==> flow/design.v <==
module clk_div(
    input clk,
    input rst,
    output reg tick_1hz
    );
    parameter CLK_FREQ = 1000; 
    reg [31:0] cnt; 
    always @(posedge clk or posedge rst) begin
        if (rst) begin
            cnt <= 0;
            tick_1hz <= 0;
        end 
        else begin
            if (cnt >= CLK_FREQ - 1) begin
                cnt <= 0;
                tick_1hz <= 1;
            end 
            else begin
                cnt <= cnt + 1;
                tick_1hz <= 0; 
            end
        end
    end
endmodule
module time_counter(
    input clk,
    input rst,
    input tick_1hz,
    input adjust,    
    input up,        
    input up_ten,    
    output reg [3:0] cur_h_ten, cur_h_one,
    output reg [3:0] cur_m_ten, cur_m_one,
    output reg [3:0] cur_s_ten, cur_s_one,
    output reg [1:0] adjust_mode,
    output reg led4, led6, led8
    );
    reg prev_adjust, prev_up, prev_up_ten;
    wire adjust_pulse, up_pulse, up_ten_pulse;
    always @(posedge clk) begin
        prev_adjust <= adjust;
        prev_up     <= up;
        prev_up_ten <= up_ten;
    end
    assign adjust_pulse = adjust & (~prev_adjust);
    assign up_pulse     = up & (~prev_up);
    assign up_ten_pulse = up_ten & (~prev_up_ten);
    always @(posedge clk or posedge rst) begin
        if(rst) adjust_mode <= 0;
        else if(adjust_pulse) begin
            if(adjust_mode >= 3) adjust_mode <= 0;
            else adjust_mode <= adjust_mode + 1;
        end
    end
    always @(*) begin
        case(adjust_mode)
            2'd0: {led4, led6, led8} = 3'b111;  
            2'd1: {led4, led6, led8} = 3'b001;  
            2'd2: {led4, led6, led8} = 3'b010;  
            2'd3: {led4, led6, led8} = 3'b100;  
            default: {led4, led6, led8} = 3'b111;
        endcase
    end
    always @(posedge clk or posedge rst) begin
        if(rst) begin
            {cur_h_ten, cur_h_one} <= 0;
            {cur_m_ten, cur_m_one} <= 0;
            {cur_s_ten, cur_s_one} <= 0;
        end
        else begin
            if(adjust_mode == 0 && tick_1hz) begin
                if(cur_s_one == 9) begin
                    cur_s_one <= 0;
                    if(cur_s_ten == 5) begin
                        cur_s_ten <= 0;
                        if(cur_m_one == 9) begin
                            cur_m_one <= 0;
                            if(cur_m_ten == 5) begin
                                cur_m_ten <= 0;
                                if(cur_h_ten == 2 && cur_h_one == 3) begin
                                    cur_h_ten <= 0; cur_h_one <= 0;
                                end else if(cur_h_one == 9) begin
                                    cur_h_one <= 0; cur_h_ten <= cur_h_ten + 1;
                                end else begin
                                    cur_h_one <= cur_h_one + 1;
                                end
                            end else cur_m_ten <= cur_m_ten + 1;
                        end else cur_m_one <= cur_m_one + 1;
                    end else cur_s_ten <= cur_s_ten + 1;
                end else cur_s_one <= cur_s_one + 1;
            end
            else if(up_pulse) begin
                case(adjust_mode)
                    2'd1: begin  
                        if(cur_s_one == 9) begin
                             cur_s_one <= 0;
                             if(cur_s_ten == 5) cur_s_ten <= 0;
                              else cur_s_ten <= cur_s_ten + 1;
                        end else cur_s_one <= cur_s_one + 1;
                    end
                    2'd2: begin  
                        if(cur_m_one == 9) begin
                             cur_m_one <= 0;
                             if(cur_m_ten == 5) cur_m_ten <= 0; 
                             else cur_m_ten <= cur_m_ten + 1;
                        end else cur_m_one <= cur_m_one + 1;
                    end
                    2'd3: begin  
                        if(cur_h_ten == 2 && cur_h_one == 3) begin
                            cur_h_ten <= 0; cur_h_one <= 0;
                        end else if(cur_h_one == 9) begin
                            cur_h_one <= 0; cur_h_ten <= cur_h_ten + 1;
                        end else begin
                            cur_h_one <= cur_h_one + 1;
                        end
                    end
                endcase
            end
            else if(up_ten_pulse) begin
                case(adjust_mode)
                    2'd1: begin 
                        if(cur_s_ten >= 5) cur_s_ten <= 0;
                        else cur_s_ten <= cur_s_ten + 1;
                    end
                    2'd2: begin 
                        if(cur_m_ten >= 5) cur_m_ten <= 0;
                        else cur_m_ten <= cur_m_ten + 1;
                    end
                    2'd3: begin 
                        if(cur_h_ten == 2) begin
                            cur_h_ten <= 0;
                            cur_h_one <= cur_h_one + 6;
                        end
                        else if(cur_h_ten == 1 && cur_h_one >= 4) begin
                            cur_h_ten <= 0;
                            cur_h_one <= cur_h_one - 4;
                        end
                        else begin
                            cur_h_ten <= cur_h_ten + 1;
                        end
                    end
                endcase
            end
        end
    end
endmodule
module time_converter(
    input [3:0] h_ten, h_one, 
    input world_clock, h24,
    input usa, england, spain,
    output reg [3:0] disp_h_ten, disp_h_one,
    output reg am, pm
    );
    integer k_time;  
    integer w_time;  
    always @(*) begin
        k_time = h_ten * 10 + h_one;
        w_time = k_time; 
        if (world_clock) begin
            if (usa) begin      
                w_time = k_time - 14;
                if (w_time < 0) w_time = w_time + 24; 
            end
            else if (england) begin 
                w_time = k_time - 9;
                if (w_time < 0) w_time = w_time + 24;
            end
            else if (spain) begin   
                w_time = k_time - 8;
                if (w_time < 0) w_time = w_time + 24;
            end
        end
        am = 0; 
        pm = 0;
        if (h24 || world_clock) begin
        end
        else begin
            if (w_time < 12) begin
                am = 1; pm = 0;
                if (w_time == 0) w_time = 12;
            end
            else begin
                am = 0; pm = 1;
                if (w_time > 12) w_time = w_time - 12;
            end
        end
        disp_h_ten = w_time / 10;
        disp_h_one = w_time % 10;
    end
endmodule
module stopwatch(
    input clk, rst,
    input enable_mode, 
    input btn_start,
    input btn_reset,
    output reg [3:0] m_ten, m_one,
    output reg [3:0] s_ten, s_one,
    output reg [3:0] ms_ten, ms_one,
    output reg [3:0] lap_m10, lap_m1,
    output reg [3:0] lap_s10, lap_s1,
    output reg [3:0] lap_ms10, lap_ms1
    );
reg [18:0] cnt_div;
    wire tick_10ms;
    assign tick_10ms = (cnt_div == 10 - 1);
    always @(posedge clk or posedge rst) begin
        if(rst) cnt_div <= 0;
        else if(tick_10ms) cnt_div <= 0;
        else cnt_div <= cnt_div + 1;
    end
    reg prev_start, prev_reset;
    wire start_pulse = btn_start & ~prev_start;
    wire reset_pulse = btn_reset & ~prev_reset;
    always @(posedge clk) begin
        prev_start <= btn_start;
        prev_reset <= btn_reset;
    end
    reg running; 
    always @(posedge clk or posedge rst) begin
        if(rst) begin
            {m_ten, m_one, s_ten, s_one, ms_ten, ms_one} <= 0;
            {lap_m10, lap_m1, lap_s10, lap_s1, lap_ms10, lap_ms1} <= 0;
            running <= 0;
        end
        else if(enable_mode) begin 
            if(start_pulse) begin
                running <= ~running;
                if (running) begin
                    lap_m10 <= m_ten; lap_m1 <= m_one;
                    lap_s10 <= s_ten; lap_s1 <= s_one;
                    lap_ms10 <= ms_ten; lap_ms1 <= ms_one;
                end
            end
            if(reset_pulse) begin
                running <= 0;
                {m_ten, m_one, s_ten, s_one, ms_ten, ms_one} <= 0;
                {lap_m10, lap_m1, lap_s10, lap_s1, lap_ms10, lap_ms1} <= 0;
            end
            if(running && tick_10ms) begin
                if(ms_one == 9) begin
                    ms_one <= 0;
                    if(ms_ten == 9) begin
                        ms_ten <= 0;
                        if(s_one == 9) begin
                            s_one <= 0;
                            if(s_ten == 5) begin
                                s_ten <= 0;
                                if(m_one == 9) begin
                                    m_one <= 0;
                                    if(m_ten == 5) m_ten <= 0;
                                    else m_ten <= m_ten + 1;
                                end else m_one <= m_one + 1;
                            end else s_ten <= s_ten + 1;
                        end else s_one <= s_one + 1;
                    end else ms_ten <= ms_ten + 1;
                end else ms_one <= ms_one + 1;
            end
        end
    end
endmodule
module timer(
    input clk, rst,
    input enable_mode,
    input btn_start,
    input btn_min,
    input btn_sec,
    input btn_clear,
    input btn_stop_alarm,
    output reg [3:0] tm_m10, tm_m1,
    output reg [3:0] tm_s10, tm_s1,
    output reg [3:0] set_m10, set_m1,
    output reg [3:0] set_s10, set_s1,
    output reg alarm_on
    );
    reg [31:0] cnt;
    wire tick_1hz;
    parameter CLK_FREQ = 1000;
    assign tick_1hz = (cnt == CLK_FREQ - 1);
    always @(posedge clk or posedge rst) begin
        if(rst) cnt <= 0;
        else if(cnt >= CLK_FREQ - 1) cnt <= 0; 
        else cnt <= cnt + 1;
    end
    reg prev_start, prev_min, prev_sec, prev_clear, prev_stop;
    wire start_pulse = btn_start & ~prev_start;
    wire min_pulse   = btn_min   & ~prev_min;
    wire sec_pulse   = btn_sec   & ~prev_sec;
    wire clear_pulse = btn_clear & ~prev_clear;
    wire stop_pulse  = btn_stop_alarm & ~prev_stop;
    always @(posedge clk) begin
        prev_start <= btn_start; prev_min <= btn_min; prev_sec <= btn_sec;
        prev_clear <= btn_clear; prev_stop <= btn_stop_alarm;
    end
    reg running; 
    wire is_zero = (tm_m10==0 && tm_m1==0 && tm_s10==0 && tm_s1==0);
    always @(posedge clk or posedge rst) begin
        if(rst) begin
            {tm_m10, tm_m1, tm_s10, tm_s1} <= 0;
            {set_m10, set_m1, set_s10, set_s1} <= 0;
            running <= 0; alarm_on <= 0;
        end
        else if(enable_mode) begin
            if (alarm_on && stop_pulse) begin 
                alarm_on <= 0; 
                running <= 0; 
            end
            else if (clear_pulse) begin
                {tm_m10, tm_m1, tm_s10, tm_s1} <= 0;
                {set_m10, set_m1, set_s10, set_s1} <= 0;
                running <= 0; alarm_on <= 0;
            end
            else if(!running && !alarm_on) begin
                if(min_pulse) begin 
                    if(tm_m1 == 9) begin 
                        tm_m1<=0; tm_m10<=tm_m10+1; 
                        set_m1<=0; set_m10<=set_m10+1; 
                    end 
                    else begin 
                        tm_m1 <= tm_m1 + 1;
                        set_m1 <= set_m1 + 1;          
                    end
                end
                if(sec_pulse) begin 
                    if(tm_s10 == 5) begin
                        tm_s10 <= 0; 
                        set_s10 <= 0;                  
                    end 
                    else begin
                        tm_s10 <= tm_s10 + 1;
                        set_s10 <= set_s10 + 1;        
                    end
                    tm_s1 <= 0; set_s1 <= 0; 
                end
            end
            if(start_pulse && !alarm_on && !is_zero) running <= ~running;
            if(running && tick_1hz) begin
                if(is_zero) begin 
                    running <= 0; 
                    alarm_on <= 1; 
                end
                else begin
                    if(tm_s1 == 0) begin
                        tm_s1 <= 9;
                        if(tm_s10 == 0) begin
                            tm_s10 <= 5;
                            if(tm_m1 == 0) begin
                                tm_m1 <= 9;
                                if(tm_m10 > 0) tm_m10 <= tm_m10 - 1;
                            end else tm_m1 <= tm_m1 - 1;
                        end else tm_s10 <= tm_s10 - 1;
                    end else tm_s1 <= tm_s1 - 1;
                end
            end
        end
        else begin 
            alarm_on <= 0; 
            running <= 0; 
        end
    end
endmodule
module alarm(
    input clk, rst,
    input enable_set,
    input btn_min,
    input btn_hour,
    input btn_stop,
    input btn_toggle,
    input btn_clear,
    input [3:0] cur_h_ten, cur_h_one,
    input [3:0] cur_m_ten, cur_m_one,
    input [3:0] cur_s_ten, cur_s_one,
    output reg [3:0] al_h_ten, al_h_one,
    output reg [3:0] al_m_ten, al_m_one,
    output reg alarm_trigger, 
    output reg alarm_enabled  
    );
    reg prev_min, prev_hour, prev_stop, prev_toggle, prev_clear;
    wire min_pulse    = btn_min    & ~prev_min;
    wire hour_pulse   = btn_hour   & ~prev_hour;
    wire stop_pulse   = btn_stop   & ~prev_stop;
    wire toggle_pulse = btn_toggle & ~prev_toggle;
    wire clear_pulse  = btn_clear  & ~prev_clear;
    always @(posedge clk) begin
        prev_min    <= btn_min;
        prev_hour   <= btn_hour;
        prev_stop   <= btn_stop;
        prev_toggle <= btn_toggle;
        prev_clear  <= btn_clear;
    end
    always @(posedge clk or posedge rst) begin
        if(rst) begin
            {al_h_ten, al_h_one, al_m_ten, al_m_one} <= 0;
            alarm_enabled <= 0; 
        end
        else begin
            if (toggle_pulse) alarm_enabled <= ~alarm_enabled;
            if(enable_set) begin
                if(clear_pulse) begin
                    {al_h_ten, al_h_one, al_m_ten, al_m_one} <= 0;
                end
                if(min_pulse) begin 
                    if(al_m_one == 9) begin al_m_one <= 0;
                    if(al_m_ten == 5) al_m_ten <= 0; 
                    else al_m_ten <= al_m_ten + 1; end 
                    else al_m_one <= al_m_one + 1;
                end
                if(hour_pulse) begin 
                     if(al_h_ten == 2 && al_h_one == 3) begin al_h_ten <= 0;
                     al_h_one <= 0; end 
                     else if(al_h_one == 9) begin al_h_one <= 0;
                     al_h_ten <= al_h_ten + 1; end 
                     else al_h_one <= al_h_one + 1;
                end
            end
        end
    end
    reg is_ringing; 
    always @(posedge clk or posedge rst) begin
        if (rst) is_ringing <= 0;
        else begin
            if (!alarm_enabled || (is_ringing && stop_pulse)) is_ringing <= 0;
            else if (alarm_enabled && !enable_set && !is_ringing) begin
                if ({cur_h_ten, cur_h_one, cur_m_ten, cur_m_one} == {al_h_ten, al_h_one, al_m_ten, al_m_one} &&
                    cur_s_ten == 0 && cur_s_one == 0) is_ringing <= 1; 
            end
        end
    end
    always @(*) alarm_trigger = is_ringing;
endmodule
module display_controller(
    input clk,
    input rst, 
    input [3:0] h_ten, h_one, 
    input [3:0] m_ten, m_one, 
    input [3:0] s_ten, s_one,
    input world_clock, use_alarm,
    input usa, england, spain,
    output reg [7:0] seg_com,  
    output reg [7:0] seg_data, 
    output reg [7:0] seg7
    );
    reg [19:0] seg_clk_div;
    wire seg_scan_clk;
    assign seg_scan_clk = seg_clk_div[1]; 
    always @(posedge clk or posedge rst) begin
        if (rst) seg_clk_div <= 0;
        else seg_clk_div <= seg_clk_div + 1;
    end
    reg [2:0] seg_scan_cnt;
    wire seg_scan_en = (seg_clk_div[1:0] == 2'b01);
    always @(posedge clk or posedge rst) begin
        if (rst) seg_scan_cnt <= 0;
        else if (seg_scan_en) begin
            if (seg_scan_cnt == 5) seg_scan_cnt <= 0;
            else seg_scan_cnt <= seg_scan_cnt + 1;
        end
    end
    reg [3:0] current_digit;
    always @(*) begin
        seg_data = 8'b1111_1111; 
        case (seg_scan_cnt)
            3'd0: begin
                seg_com = 8'b1101_1111; 
                current_digit = h_ten;
            end
            3'd1: begin
                seg_com = 8'b1110_1111;
                current_digit = h_one;
            end
            3'd2: begin
                seg_com = 8'b1111_0111;
                current_digit = m_ten;
            end
            3'd3: begin
                seg_com = 8'b1111_1011; 
                current_digit = m_one;
            end
            3'd4: begin
                seg_com = 8'b1111_1101; 
                current_digit = s_ten;
            end
            3'd5: begin
                seg_com = 8'b1111_1110; 
                current_digit = s_one;
            end
            default: begin
                seg_com = 8'b1111_1111;
                current_digit = 4'd0;
            end
        endcase
        case (current_digit)
            4'h0: seg_data[6:0] = ~7'b100_0000;
            4'h1: seg_data[6:0] = ~7'b111_1001;
            4'h2: seg_data[6:0] = ~7'b010_0100;
            4'h3: seg_data[6:0] = ~7'b011_0000;
            4'h4: seg_data[6:0] = ~7'b001_1001;
            4'h5: seg_data[6:0] = ~7'b001_0010;
            4'h6: seg_data[6:0] = ~7'b000_0010;
            4'h7: seg_data[6:0] = ~7'b111_1000;
            4'h8: seg_data[6:0] = ~7'b000_0000;
            4'h9: seg_data[6:0] = ~7'b001_0000;
            default: seg_data[6:0] = 7'b000_0000;
        endcase
        if (seg_scan_cnt == 3'd1 || seg_scan_cnt == 3'd3) 
             seg_data[7] = 1'b1;
        else 
             seg_data[7] = 1'b0;
    end 
    always @(posedge clk or posedge rst) begin
        if(rst) seg7 <= 8'b0000_0000; 
        else begin
            if(world_clock) begin
                if(usa)      
                    seg7 <= 8'b0011_1110; 
                else if(england) 
                    seg7 <= 8'b0111_1001; 
                else if(spain)   
                    seg7 <= 8'b0110_1101; 
                else 
                    seg7 <= 8'b0000_0000; 
            end
            else 
                seg7 <= 8'b0000_0000;
        end
    end
endmodule
module lcd_controller(
    input clk, rst,     
    input h24, world_clock,
    input sw_stopwatch, sw_timer, sw_alarm_set,
    input alarm_enabled,
    input usa, england, spain, 
    input [3:0] stp_m10, stp_m1, stp_s10, stp_s1, stp_ms10, stp_ms1,
    input [3:0] set_m10, set_m1, set_s10, set_s1,
    input [3:0] al_h10, al_h1, al_m10, al_m1,
    output reg LCD_RS, LCD_RW, LCD_E,
    output reg [7:0] LCD_DATA
    );
    reg [31:0] lcd_clk_div;
    wire lcd_tick;
    assign lcd_tick = (lcd_clk_div == 3 - 1);
    always @(posedge clk or posedge rst) begin
        if (rst) lcd_clk_div <= 0;
        else if (lcd_tick) lcd_clk_div <= 0;
        else lcd_clk_div <= lcd_clk_div + 1;
    end
    always @(posedge clk or posedge rst) begin
        if (rst) LCD_E <= 0;
        else if (lcd_clk_div < 1) LCD_E <= 1; 
        else LCD_E <= 0;
    end
    reg [7:0] lcd_state;
    reg [7:0] lcd_data_reg;
    reg lcd_rs_reg;
    reg [4:0] char_idx; 
    always @(posedge clk or posedge rst) begin
        if (rst) begin
            lcd_state <= 0;
            LCD_RW <= 0; LCD_RS <= 0; LCD_DATA <= 8'h00;
            char_idx <= 0;
            lcd_rs_reg <= 0; lcd_data_reg <= 8'h00;
        end 
        else begin
            if (lcd_tick) begin 
                case (lcd_state)
                    0:  begin lcd_rs_reg <= 0; lcd_data_reg <= 8'h38; lcd_state <= 1; end 
                    1:  begin lcd_state <= 2; end 
                    2:  begin lcd_rs_reg <= 0; lcd_data_reg <= 8'h38; lcd_state <= 3; end 
                    3:  begin lcd_state <= 4; end
                    4:  begin lcd_rs_reg <= 0; lcd_data_reg <= 8'h0C; lcd_state <= 5; end 
                    5:  begin lcd_state <= 6; end
                    6:  begin lcd_rs_reg <= 0; lcd_data_reg <= 8'h01; lcd_state <= 7; end 
                    7:  begin lcd_state <= 8; end
                    8:  begin lcd_rs_reg <= 0; lcd_data_reg <= 8'h06; lcd_state <= 9; end 
                    9:  begin lcd_state <= 10; end
                    10: begin lcd_rs_reg <= 0; lcd_data_reg <= 8'h80; char_idx <= 0; lcd_state <= 11; end 
                    11: begin 
                        lcd_rs_reg <= 1;
                        if (sw_stopwatch) begin
                            case(char_idx)
                                0: lcd_data_reg <= "M"; 1: lcd_data_reg <= "O"; 2: lcd_data_reg <= "D"; 3: lcd_data_reg <= "E";
                                4: lcd_data_reg <= " "; 5: lcd_data_reg <= ":"; 6: lcd_data_reg <= " ";
                                7: lcd_data_reg <= "S"; 8: lcd_data_reg <= "T"; 9: lcd_data_reg <= "O"; 10: lcd_data_reg <= "P"; 
                                11: lcd_data_reg <= "W"; 12: lcd_data_reg <= "A"; 13: lcd_data_reg <= "T"; 14: lcd_data_reg <= "C"; 15: lcd_data_reg <= "H";
                            endcase
                        end
                        else if (sw_timer) begin
                            case(char_idx)
                                0: lcd_data_reg <= "M"; 1: lcd_data_reg <= "O"; 2: lcd_data_reg <= "D"; 3: lcd_data_reg <= "E";
                                4: lcd_data_reg <= " "; 5: lcd_data_reg <= ":"; 6: lcd_data_reg <= " ";
                                7: lcd_data_reg <= "T"; 8: lcd_data_reg <= "I"; 9: lcd_data_reg <= "M"; 10: lcd_data_reg <= "E"; 
                                11: lcd_data_reg <= "R"; 12: lcd_data_reg <= " "; 13: lcd_data_reg <= " "; 14: lcd_data_reg <= " "; 15: lcd_data_reg <= " ";
                            endcase
                        end
                        else if (sw_alarm_set) begin
                            case(char_idx)
                                0: lcd_data_reg <= "A"; 1: lcd_data_reg <= "L"; 2: lcd_data_reg <= "A"; 3: lcd_data_reg <= "R"; 
                                4: lcd_data_reg <= "M"; 5: lcd_data_reg <= " "; 6: lcd_data_reg <= "S"; 7: lcd_data_reg <= "E"; 
                                8: lcd_data_reg <= "T"; 9: lcd_data_reg <= " "; 10: lcd_data_reg <= ":"; 11: lcd_data_reg <= " "; 
                                12: lcd_data_reg <= (alarm_enabled) ? "O" : "O";
                                13: lcd_data_reg <= (alarm_enabled) ? "N" : "F";
                                14: lcd_data_reg <= (alarm_enabled) ? " " : "F";
                                15: lcd_data_reg <= " ";
                            endcase
                        end
                        else begin
                            case(char_idx)
                                0: lcd_data_reg <= "M"; 1: lcd_data_reg <= "O"; 2: lcd_data_reg <= "D"; 3: lcd_data_reg <= "E";
                                4: lcd_data_reg <= " "; 5: lcd_data_reg <= ":"; 6: lcd_data_reg <= " ";
                                7: lcd_data_reg <= (h24) ? "2" : "1";
                                8: lcd_data_reg <= (h24) ? "4" : "2"; 
                                9: lcd_data_reg <= "H"; 
                                10: lcd_data_reg <= " "; 11: lcd_data_reg <= "T"; 12: lcd_data_reg <= "Y"; 13: lcd_data_reg <= "P"; 14: lcd_data_reg <= "E"; 15: lcd_data_reg <= " ";
                            endcase
                        end
                        if(char_idx < 15) char_idx <= char_idx + 1;
                        else lcd_state <= 12;
                    end
                    12: begin lcd_rs_reg <= 0; lcd_data_reg <= 8'hC0; char_idx <= 0; lcd_state <= 13; end 
                    13: begin
                        lcd_rs_reg <= 1;
                        if (sw_stopwatch) begin
                            case(char_idx)
                                0: lcd_data_reg <= "L"; 1: lcd_data_reg <= "A"; 2: lcd_data_reg <= "P"; 
                                3: lcd_data_reg <= " "; 4: lcd_data_reg <= ":"; 5: lcd_data_reg <= " ";
                                6: lcd_data_reg <= stp_m10 + "0"; 7: lcd_data_reg <= stp_m1 + "0";
                                8: lcd_data_reg <= ":";  
                                9: lcd_data_reg <= stp_s10 + "0"; 10: lcd_data_reg <= stp_s1 + "0";
                                11: lcd_data_reg <= ":";  
                                12: lcd_data_reg <= stp_ms10 + "0"; 13: lcd_data_reg <= stp_ms1 + "0";
                                14: lcd_data_reg <= " "; 15: lcd_data_reg <= " ";
                            endcase
                        end
                        else if (sw_timer) begin
                            case(char_idx)
                                0: lcd_data_reg <= "S"; 1: lcd_data_reg <= "E"; 2: lcd_data_reg <= "T"; 
                                3: lcd_data_reg <= " "; 4: lcd_data_reg <= ":"; 5: lcd_data_reg <= " ";
                                6: lcd_data_reg <= set_m10 + "0"; 7: lcd_data_reg <= set_m1 + "0";
                                8: lcd_data_reg <= ":";
                                9: lcd_data_reg <= set_s10 + "0"; 10: lcd_data_reg <= set_s1 + "0";
                                default: lcd_data_reg <= " "; 
                            endcase
                        end
                        else if (sw_alarm_set) begin
                            case(char_idx)
                                0: lcd_data_reg <= "T"; 1: lcd_data_reg <= "I"; 2: lcd_data_reg <= "M"; 3: lcd_data_reg <= "E"; 
                                4: lcd_data_reg <= " "; 5: lcd_data_reg <= ":"; 6: lcd_data_reg <= " ";
                                7: lcd_data_reg <= al_h10 + "0"; 8: lcd_data_reg <= al_h1 + "0";
                                9: lcd_data_reg <= ":";
                                10: lcd_data_reg <= al_m10 + "0"; 11: lcd_data_reg <= al_m1 + "0";
                                default: lcd_data_reg <= " ";
                            endcase
                        end
                        else begin
                            case(char_idx)
                                0: lcd_data_reg <= "Z"; 1: lcd_data_reg <= "O"; 2: lcd_data_reg <= "N"; 3: lcd_data_reg <= "E";
                                4: lcd_data_reg <= " "; 5: lcd_data_reg <= ":"; 6: lcd_data_reg <= " ";
                                default: begin
                                    if (world_clock && usa) begin
                                        case(char_idx)
                                            7: lcd_data_reg <= "U"; 8: lcd_data_reg <= "S"; 9: lcd_data_reg <= "A"; 10: lcd_data_reg <= " "; 
                                            11: lcd_data_reg <= "("; 12: lcd_data_reg <= "N"; 13: lcd_data_reg <= "Y"; 14: lcd_data_reg <= ")"; 15: lcd_data_reg <= " ";
                                        endcase
                                    end
                                    else if (world_clock && england) begin
                                        case(char_idx)
                                            7: lcd_data_reg <= "U"; 8: lcd_data_reg <= "K"; 9: lcd_data_reg <= " "; 10: lcd_data_reg <= "("; 
                                            11: lcd_data_reg <= "L"; 12: lcd_data_reg <= "O"; 13: lcd_data_reg <= "N"; 14: lcd_data_reg <= ")"; 15: lcd_data_reg <= " ";
                                        endcase
                                    end
                                    else if (world_clock && spain) begin
                                        case(char_idx)
                                            7: lcd_data_reg <= "S"; 8: lcd_data_reg <= "P"; 9: lcd_data_reg <= "A"; 10: lcd_data_reg <= "I"; 
                                            11: lcd_data_reg <= "N"; 12: lcd_data_reg <= " "; 13: lcd_data_reg <= " "; 14: lcd_data_reg <= " "; 15: lcd_data_reg <= " ";
                                        endcase
                                    end
                                    else begin
                                        case(char_idx)
                                            7: lcd_data_reg <= "K"; 8: lcd_data_reg <= "O"; 9: lcd_data_reg <= "R"; 10: lcd_data_reg <= "E"; 
                                            11: lcd_data_reg <= "A"; 12: lcd_data_reg <= " "; 13: lcd_data_reg <= " "; 14: lcd_data_reg <= " "; 15: lcd_data_reg <= " ";
                                        endcase
                                    end
                                end
                            endcase
                        end
                        if(char_idx < 15) char_idx <= char_idx + 1; 
                        else lcd_state <= 14; 
                    end
                    14: begin lcd_rs_reg <= 0; lcd_data_reg <= 8'h02; lcd_state <= 15; end 
                    15: begin lcd_state <= 10; end 
                    default: lcd_state <= 0;
                endcase
                LCD_RS <= lcd_rs_reg;
                LCD_DATA <= lcd_data_reg;
                LCD_RW <= 0; 
            end
        end
    end
endmodule
module clock(
    input clk,
    input rst,
    input adjust, up, up_ten,
    input h24, world_clock,
    input usa, england, spain,
    input sw_stopwatch,
    input sw_timer,
    input sw_alarm_set,
    input btn_stp_start,
    input btn_stp_reset,
    input btn_alarm_toggle,
    input btn_alarm_stop,
    output [7:0] seg_data, seg_com, seg7,
    output am, pm,
    output led4, led6, led8, 
    output LCD_RS, LCD_RW, LCD_E,
    output [7:0] LCD_DATA,
    output [3:0] rgb_r,
    output piezo_out 
    );
    wire tick_1hz;
    wire [1:0] adjust_mode;
    wire [3:0] cur_h_ten, cur_h_one, cur_m_ten, cur_m_one, cur_s_ten, cur_s_one;
    wire [3:0] disp_h_ten, disp_h_one; 
    wire [3:0] stp_m10, stp_m1, stp_s10, stp_s1, stp_ms10, stp_ms1;
    wire [3:0] stp_run_m10, stp_run_m1, stp_run_s10, stp_run_s1, stp_run_ms10, stp_run_ms1;
    wire [3:0] stp_lap_m10, stp_lap_m1, stp_lap_s10, stp_lap_s1, stp_lap_ms10, stp_lap_ms1;
    wire [3:0] tm_m10, tm_m1, tm_s10, tm_s1;
    wire [3:0] tm_set_m10, tm_set_m1, tm_set_s10, tm_set_s1;
    wire timer_alarm_on; 
    wire [3:0] al_h10, al_h1, al_m10, al_m1;
    wire real_alarm_trig; 
    wire alarm_is_on;     
    reg [3:0] final_h_ten, final_h_one, final_m_ten, final_m_one, final_s_ten, final_s_one;
    clk_div u_clk_div( .clk(clk), .rst(rst), .tick_1hz(tick_1hz) );
    time_counter u_counter(
        .clk(clk), .rst(rst), .tick_1hz(tick_1hz),
        .adjust( adjust & ~sw_stopwatch & ~sw_timer & ~sw_alarm_set ), 
        .up(     up     & ~sw_stopwatch & ~sw_timer & ~sw_alarm_set ), 
        .up_ten( up_ten & ~sw_stopwatch & ~sw_timer & ~sw_alarm_set ),
        .cur_h_ten(cur_h_ten), .cur_h_one(cur_h_one),
        .cur_m_ten(cur_m_ten), .cur_m_one(cur_m_one),
        .cur_s_ten(cur_s_ten), .cur_s_one(cur_s_one),
        .adjust_mode(adjust_mode),
        .led4(led4), .led6(led6), .led8(led8) 
    );
    time_converter u_converter(
        .h_ten(cur_h_ten), .h_one(cur_h_one),
        .world_clock(world_clock), .h24(h24),
        .usa(usa), .england(england), .spain(spain),
        .disp_h_ten(disp_h_ten), .disp_h_one(disp_h_one),
        .am(am), .pm(pm)
    );
    stopwatch u_stopwatch(
        .clk(clk), .rst(rst),
        .enable_mode(sw_stopwatch),
        .btn_start(btn_stp_start), .btn_reset(btn_stp_reset),
        .m_ten(stp_run_m10), .m_one(stp_run_m1),
        .s_ten(stp_run_s10), .s_one(stp_run_s1),
        .ms_ten(stp_run_ms10), .ms_one(stp_run_ms1),
        .lap_m10(stp_lap_m10), .lap_m1(stp_lap_m1),
        .lap_s10(stp_lap_s10), .lap_s1(stp_lap_s1),
        .lap_ms10(stp_lap_ms10), .lap_ms1(stp_lap_ms1)
    );
   timer u_timer(
        .clk(clk), .rst(rst),
        .enable_mode(sw_timer),
        .btn_start(adjust),
        .btn_min(up_ten),
        .btn_sec(up),
        .btn_clear(btn_stp_reset),
        .btn_stop_alarm(btn_alarm_stop),
        .tm_m10(tm_m10), .tm_m1(tm_m1), 
        .tm_s10(tm_s10), .tm_s1(tm_s1),
        .set_m10(tm_set_m10), .set_m1(tm_set_m1), 
        .set_s10(tm_set_s10),
        .set_s1(tm_set_s1),
        .alarm_on(timer_alarm_on)
    );
    alarm u_alarm(
        .clk(clk), .rst(rst),
        .enable_set(sw_alarm_set), 
        .btn_min(up),              
        .btn_hour(up_ten),         
        .btn_stop(btn_alarm_stop),     
        .btn_toggle(btn_alarm_toggle), 
        .btn_clear(btn_stp_reset),     
        .cur_h_ten(cur_h_ten), .cur_h_one(cur_h_one),
        .cur_m_ten(cur_m_ten), .cur_m_one(cur_m_one),
        .cur_s_ten(cur_s_ten), .cur_s_one(cur_s_one),
        .al_h_ten(al_h10), .al_h_one(al_h1),
        .al_m_ten(al_m10), .al_m_one(al_m1),
        .alarm_trigger(real_alarm_trig),
        .alarm_enabled(alarm_is_on) 
    );
    always @(*) begin
        if (sw_stopwatch) begin 
            final_h_ten = stp_run_m10;  final_h_one = stp_run_m1;
            final_m_ten = stp_run_s10;  final_m_one = stp_run_s1;
            final_s_ten = stp_run_ms10; final_s_one = stp_run_ms1;
        end
        else if (sw_timer) begin
            final_h_ten = 0;        final_h_one = 0;
            final_m_ten = tm_m10;   final_m_one = tm_m1;
            final_s_ten = tm_s10;   final_s_one = tm_s1;
        end
        else if (sw_alarm_set) begin
            final_h_ten = al_h10;   final_h_one = al_h1; 
            final_m_ten = al_m10;   final_m_one = al_m1;
            final_s_ten = 0;        final_s_one = 0;
        end
        else begin
            final_h_ten = disp_h_ten; final_h_one = disp_h_one;
            final_m_ten = cur_m_ten;  final_m_one = cur_m_one;
            final_s_ten = cur_s_ten;  final_s_one = cur_s_one;
        end
    end
    reg [15:0] piezo_cnt;
    reg piezo_wave;
    always @(posedge clk or posedge rst) begin
        if(rst) begin piezo_cnt <= 0; piezo_wave <= 0; end
        else begin
            piezo_wave <= ~piezo_wave; 
        end
    end
    assign piezo_out = (timer_alarm_on | real_alarm_trig) ? piezo_wave : 1'b0;
    reg [8:0] blink_cnt; 
    always @(posedge clk or posedge rst) begin
        if(rst) blink_cnt <= 0; else blink_cnt <= blink_cnt + 1;
    end
    wire blink_sig = blink_cnt[8]; 
    wire blink_red = (timer_alarm_on | real_alarm_trig) ? blink_sig : 1'b0; 
    assign rgb_r = {blink_red, blink_red, blink_red, blink_red}; 
    display_controller u_display(
        .clk(clk), .rst(rst),
        .h_ten(final_h_ten), .h_one(final_h_one),
        .m_ten(final_m_ten), .m_one(final_m_one),
        .s_ten(final_s_ten), .s_one(final_s_one),
        .world_clock(world_clock), .use_alarm(1'b0),
        .usa(usa), .england(england), .spain(spain),
        .seg_com(seg_com), .seg_data(seg_data), .seg7(seg7)
    );
    lcd_controller u_lcd(
        .clk(clk), .rst(rst),
        .h24(h24), .world_clock(world_clock),
        .sw_stopwatch(sw_stopwatch),
        .sw_timer(sw_timer),
        .sw_alarm_set(sw_alarm_set), 
        .alarm_enabled(alarm_is_on), 
        .usa(usa), .england(england), .spain(spain),
        .stp_m10(stp_lap_m10), .stp_m1(stp_lap_m1),
        .stp_s10(stp_lap_s10), .stp_s1(stp_lap_s1),
        .stp_ms10(stp_lap_ms10), .stp_ms1(stp_lap_ms1),
        .set_m10(tm_set_m10), .set_m1(tm_set_m1),
        .set_s10(tm_set_s10), .set_s1(tm_set_s1),
        .al_h10(al_h10), .al_h1(al_h1),
        .al_m10(al_m10), .al_m1(al_m1),
        .LCD_RS(LCD_RS), .LCD_RW(LCD_RW),
        .LCD_E(LCD_E), .LCD_DATA(LCD_DATA)
    );
endmodule
* Reports on clock
The steps from the RTL of clock to its reports follow in flow order.
Line numbers count from 1 in the design file above.
Library cell names are shortened.
Not given: --
- Top :: clock
- Clock :: clk
- Standard-cell library :: sky130hd
- Library corner :: tt_025C_1v80

* After elaboration
Yosys after proc, flatten, opt, wreduce and memory -nomap, before mapping. Memory bits, and registers merged into a memory's read port (data or address), are not among the register bits. Print and check cells are not counted. Equal cells are merged and count once.
Memory sizes are those after Yosys's memory passes, which may raise the word count (mostly to a power of two), join words into wider ones and drop unused or constant bits.
- Memory bits (read-only) :: 112
- Bits in registers :: 326
- Bits in latches :: 0
- Clocked read ports x word width :: 0
- Input port bits :: 17
- Memory cells :: 1
- Bits in writable memories :: 0
- Output and inout bits :: 45
- Word-level cells :: 631
** Memory list
- (name not given) :: words 16, bits a word 7, read ports 1, wr ports 0, RTL line 491 : case (current_digit)
- Reduce/logical cells :: 99
- Multipliers :: 1
- Bitwise gates (word level) :: 38
- Divide/modulo/power cells :: 2
- Magnitude comparators :: 14
- Shift operators :: 0
- Mux-type cells :: 269
- Equality and inequality tests :: 85
- Add/subtract/negate cells :: 59
** Operators with widths (number)
- 4-bit 2-to-1 mux :: 189
- 32-bit 2-to-1 mux :: 14
- 8-bit parallel mux with 9-bit select :: 3
- 8-bit parallel mux with 12-bit select :: 2
- 8-bit parallel mux with 8-bit select :: 3
- 32-bit by 5-bit divider with 32-bit output (second input constant) :: 1
- 32-bit by 5-bit remainder unit with 32-bit output (second input constant) :: 1
- 8-bit parallel mux with 6-bit select :: 3
- 32-bit by 1-bit less-than comparator with 1-bit output (second input constant) :: 4
- 32-bit by 5-bit subtractor with 32-bit output (second input constant) :: 4
- 8-bit parallel mux with 15-bit select :: 1
- 8-bit 2-to-1 mux :: 14
- 8-bit parallel mux with 13-bit select :: 1
- 4-bit by 6-bit adder with 7-bit output (second input constant) :: 14
- 32-bit by 1-bit adder with 32-bit output (second input constant) :: 3
- 32-bit by 6-bit adder with 32-bit output (second input constant) :: 3
- 4-bit by 1-bit adder with 4-bit output (second input constant) :: 22
- 8-bit parallel mux with 11-bit select :: 1
- 32-bit by 10-bit greater-or-equal comparator with 1-bit output (second input constant) :: 2
- 8-bit by 4-bit equality test with 1-bit output (second input constant) :: 8
- 4-bit equality test (second input constant) :: 10
- 5-bit by 4-bit equality test with 1-bit output (second input constant) :: 8
- 6-bit parallel mux with 6-bit select :: 1
- 16-bit != test (second input constant) :: 2
- 32-bit by 10-bit equality test with 1-bit output (second input constant) :: 1
- 32-bit by 2-bit equality test with 1-bit output (second input constant) :: 1
- 32-bit by 4-bit adder with 32-bit output :: 1
- 32-bit by 5-bit > comparator with 1-bit output (second input constant) :: 1
Not listed: further kinds 78, cells in them 249.

* Logic depth
Yosys ltp: most cells in a row. Word level: on the elaborated netlist, between registers, memories and ports. Mapped: between sequential cells and ports; inverters and the memories' decode and read muxes count.
- Word-level depth :: 18
- ABC_AREA :: 1
- Depth in mapped cells :: 86

* Netlist
Yosys stat after the flow's synthesis: flattened, memories mapped to cells. It holds for the ABC_AREA given above (unset counts as 0); a run with the other value may have another netlist.
The area totals of this step are shown rounded.
- Buffers :: 67
- Mapped flip-flops :: 309
- Synthesis area :: 21030 um2
- Standard cells after synthesis :: 2940
** Cell types (number)
- dfrtp_1 :: 298
- nand2_1 :: 582
- inv_1 :: 476
- nand3_1 :: 239
- nor2_1 :: 311
- ha_1 :: 82
- o21ai_0 :: 179
- a21oi_1 :: 117
- xor2_1 :: 43
- nand4_1 :: 57
- nor3_1 :: 66
- nor4_1 :: 44
- o22ai_1 :: 41
- nand2_2 :: 35
- dfxtp_1 :: 10
- nand3_2 :: 19
- xnor2_1 :: 21
- clkbuf_1 :: 47
Not listed: further types 53, cells in them 273.

* Path before layout
Source: OpenSTA report_checks on the synthesized netlist (no wires, ideal clock, input and output delay 20% of the period each), path of least setup slack; recovery checks are left aside. Register names are those of the netlist, which keeps one name where synthesis merged equal registers.
- Path type :: input-to-output
- Start :: input port england
- End :: output port seg_data[3]
- Data arrival time :: 10803 ps
- Period :: 20000 ps
- Input delay :: 4000 ps
- Path slack :: 5197 ps
- Required time :: 16000 ps
- Stages on the path :: 65
- Delay of the path :: 6803 ps
- Synthesis period reached :: 14803 ps
"delay of the path" is the arrival time less input delay plus setup time.
At an output port there is no setup time.
"stages on the path" counts driving pins, that of a launching flip-flop among them; a cell with two outputs on the path counts twice.
"synthesis period reached" = period - worst setup slack (recovery checks aside). The figure is calculated, with input and output delays left at 20% of the set period.
The rows between start and end are the longest chain of elaborated cells between them; the timing report does not say that the signal goes this way. Where chains are equally long, one stands for them.
A line is the first line of the expression or statement that the cell stems from. Yosys adds cells for indexed reads and writes and turns some case tables into memories.
The chain passes a memory read, where the word-level depth is cut; so it can be longer than that depth.
- Cell sequence :: clkbuf_1 -> clkbuf_1 -> nand2_1 -> xor2_1 -> nand2_1 -> o221ai_1 -> inv_1 -> ha_1 -> inv_1 -> nor2_1 -> nand3_1 -> nor3_2 -> nor2_2 -> nand2_1 -> nand2_2 -> buf_6 -> xor2_2 -> or2_1 -> [... 29 more ...] -> o21ai_2 -> o21ai_4 -> nand2_4 -> inv_2 -> ha_1 -> a21oi_1 -> o21ai_0 -> o211ai_1 -> o21ai_0 -> a21oi_1 -> nand2_1 -> inv_1 -> ha_1 -> inv_1 -> nand2_1 -> nand2_1 -> nand3_1 -> nand2_1
- Length of the longest elaborated chain :: 13
** Ends and longest elaborated chain, post-synthesis
- start: declaration :: RTL line 705 : input usa, england, spain,
- 32-bit 2-to-1 mux :: RTL line 164 : else if (england) begin
- 32-bit 2-to-1 mux :: RTL line 160 : if (usa) begin
- 32-bit 2-to-1 mux :: RTL line 159 : if (world_clock) begin
- 32-bit by 5-bit subtractor with 32-bit output :: RTL line 184 : if (w_time > 12) w_time = w_time - 12;
- 32-bit 2-to-1 mux :: RTL line 184
- 32-bit 2-to-1 mux :: RTL line 178 : if (w_time < 12) begin
- 32-bit 2-to-1 mux :: RTL line 175 : if (h24 || world_clock) begin
- 32-bit by 5-bit remainder unit with 32-bit output :: RTL line 188 : disp_h_one = w_time % 10;
- 4-bit 2-to-1 mux :: RTL line 807 : else if (sw_alarm_set) begin
- 4-bit 2-to-1 mux :: RTL line 802 : else if (sw_timer) begin
- 4-bit 2-to-1 mux :: RTL line 797 : if (sw_stopwatch) begin
- 4-bit parallel mux with 6-bit select :: RTL line 461 : case (seg_scan_cnt)
- memory 16 x 7 bit :: RTL line 491 : case (current_digit)
- end: declaration :: RTL line 713 : output [7:0] seg_data, seg_com, seg7,

* Worst path after layout
Path of least setup slack in the final report of job 1 (OpenROAD, finished layout, wires in). Where an end is a register, its clock arrival counts in the times.
The path's times are printed in steps of 10 ps; the period is the one set.
- Path type :: input-to-output
- Start :: input port world_clock
- End :: output port seg_data[3]
- Period :: 11500 ps
- Stages on the path :: 61
- Input delay :: 2300 ps
- Required time :: 9200 ps
- Data arrival time :: 10010 ps
- Path slack :: -810 ps
The rows between start and end are the longest chain of elaborated cells between them; the timing report does not say that the signal goes this way. Where chains are equally long, one stands for them.
The chain passes a memory read, where the word-level depth is cut; so it can be longer than that depth.
- Cell sequence :: clkdlybuf4s18_2 -> clkinvlp_4 -> nor2_4 -> o21ai_0 -> o221ai_2 -> nand2_1 -> nor2_2 -> nand3_2 -> nor3_4 -> nor2_4 -> nand3_2 -> nand4_1 -> nor2_4 -> nand3_2 -> nand2_2 -> nand2_4 -> nand3_4 -> nand2_2 -> [... 25 more ...] -> nand2_4 -> inv_4 -> ha_4 -> a21oi_2 -> o21ai_2 -> o211ai_1 -> o21ai_1 -> a21oi_2 -> nand2_4 -> buf_6 -> inv_6 -> ha_4 -> inv_2 -> nand2_2 -> nand2_1 -> nand3_2 -> nand2_2 -> buf_6
- Length of the longest elaborated chain :: 11
** Ends and longest elaborated chain, post-layout
- start: declaration :: RTL line 704 : input h24, world_clock,
- 32-bit 2-to-1 mux :: RTL line 159 : if (world_clock) begin
- 32-bit by 5-bit subtractor with 32-bit output :: RTL line 184 : if (w_time > 12) w_time = w_time - 12;
- 32-bit 2-to-1 mux :: RTL line 184
- 32-bit 2-to-1 mux :: RTL line 178 : if (w_time < 12) begin
- 32-bit 2-to-1 mux :: RTL line 175 : if (h24 || world_clock) begin
- 32-bit by 5-bit remainder unit with 32-bit output :: RTL line 188 : disp_h_one = w_time % 10;
- 4-bit 2-to-1 mux :: RTL line 807 : else if (sw_alarm_set) begin
- 4-bit 2-to-1 mux :: RTL line 802 : else if (sw_timer) begin
- 4-bit 2-to-1 mux :: RTL line 797 : if (sw_stopwatch) begin
- 4-bit parallel mux with 6-bit select :: RTL line 461 : case (seg_scan_cnt)
- memory 16 x 7 bit :: RTL line 491 : case (current_digit)
- end: declaration :: RTL line 713 : output [7:0] seg_data, seg_com, seg7,

Below are 2 stored runs of the flow (Yosys, OpenROAD; platform sky130hd) on clock, each with its settings and what was measured, unordered. Constraints: input delay and output delay 20% of the set period each, output load 0.01 pF.
By "reached clock period" is meant the clock period of the run minus its worst setup slack. This is arithmetic on one report: input and output delays are still those of the set period (20% each).
"critical path time" = time allowed to the worst setup path (clock period - input delay - output delay, where it has them) - its slack; a late launch clock adds to it, a late capture clock takes from it.
"critical path time" is given in steps of 10 ps.
Values from the reports are rounded here.

* Job 1
** Files
==> flow/run.sh <==
#!/bin/bash
# the make line also repeats the synthesis and layout settings of config.mk as NAME=value (left out here)
make -C /OpenROAD-flow-scripts/flow DESIGN_CONFIG=/design/flow/config.mk WORK_HOME=/design/flow/orfs CLKGATE_MAP_FILE= finish
==> flow/config.mk <==
export PLATFORM = sky130hd
export DESIGN_NAME = clock
export DESIGN_NICKNAME = clock
export VERILOG_FILES = /design/flow/design.v
export SDC_FILE = /design/flow/constraint.sdc
export NUM_CORES = 4
export LEC_CHECK = 0
export ABC_AREA = 1
export CAP_MARGIN = 20
export CORE_ASPECT_RATIO = 0.56
export CORE_MARGIN = 5
export CORE_UTILIZATION = 17
export CTS_CLUSTER_DIAMETER = 255
export CTS_CLUSTER_SIZE = 87
export GPL_ROUTABILITY_DRIVEN = 1
export GPL_TIMING_DRIVEN = 0
export MAX_ROUTING_LAYER = met4
export PLACE_DENSITY = 0.82
export SETUP_SLACK_MARGIN = 1.5
export SLEW_MARGIN = 0
==> flow/constraint.sdc <==
create_clock -name core_clock -period 11.5 [get_ports {clk}]
set_input_delay 2.3000 -clock core_clock [delete_from_list [all_inputs] [get_ports {clk}]]
set_output_delay 2.3000 -clock core_clock [all_outputs]
set_load 0.01 [all_outputs]
** Results
- Yosys chip area after synthesis :: 21,030 um2
- Full die area :: 131,100 um2
- Standard-cell area of the final layout :: 25,770 um2
- Post-layout utilization :: 0.21
- Worst setup slack after layout :: -807 ps
- Setup total negative slack :: -5,093 ps
- Lowest hold slack :: 429 ps
- Reached clock period :: 12,307 ps
- Critical path time :: 7,710 ps
- Type of the worst setup path :: input-to-output

* Job 2
** Files
==> flow/run.sh <==
#!/bin/bash
# the make line also repeats the synthesis and layout settings of config.mk as NAME=value (left out here)
make -C /OpenROAD-flow-scripts/flow DESIGN_CONFIG=/design/flow/config.mk WORK_HOME=/design/flow/orfs CLKGATE_MAP_FILE= finish
==> flow/config.mk <==
export PLATFORM = sky130hd
export DESIGN_NAME = clock
export DESIGN_NICKNAME = clock
export VERILOG_FILES = /design/flow/design.v
export SDC_FILE = /design/flow/constraint.sdc
export NUM_CORES = 4
export LEC_CHECK = 0
export ABC_AREA = 0
export CAP_MARGIN = 35
export CORE_MARGIN = 2
export CORE_UTILIZATION = 34
export CTS_CLUSTER_SIZE = 27
export HOLD_SLACK_MARGIN = 0.06
export PLACE_DENSITY_LB_ADDON = 0.08
export SETUP_SLACK_MARGIN = 2.79
export SLEW_MARGIN = 20
export TNS_END_PERCENT = 70
==> flow/constraint.sdc <==
create_clock -name core_clock -period 11.1 [get_ports {clk}]
set_input_delay 2.2200 -clock core_clock [delete_from_list [all_inputs] [get_ports {clk}]]
set_output_delay 2.2200 -clock core_clock [all_outputs]
set_load 0.01 [all_outputs]
** Results
- Yosys chip area after synthesis :: 21,060 um2
- Full die area :: 63,940 um2
- Standard-cell area of the final layout :: 27,050 um2
- Post-layout utilization :: 0.44
- Worst setup slack after layout :: -1,286 ps
- Setup total negative slack :: -8,200 ps
- Lowest hold slack :: 418 ps
- Reached clock period :: 12,386 ps
- Critical path time :: 10,170 ps
- Type of the worst setup path :: reg-to-output
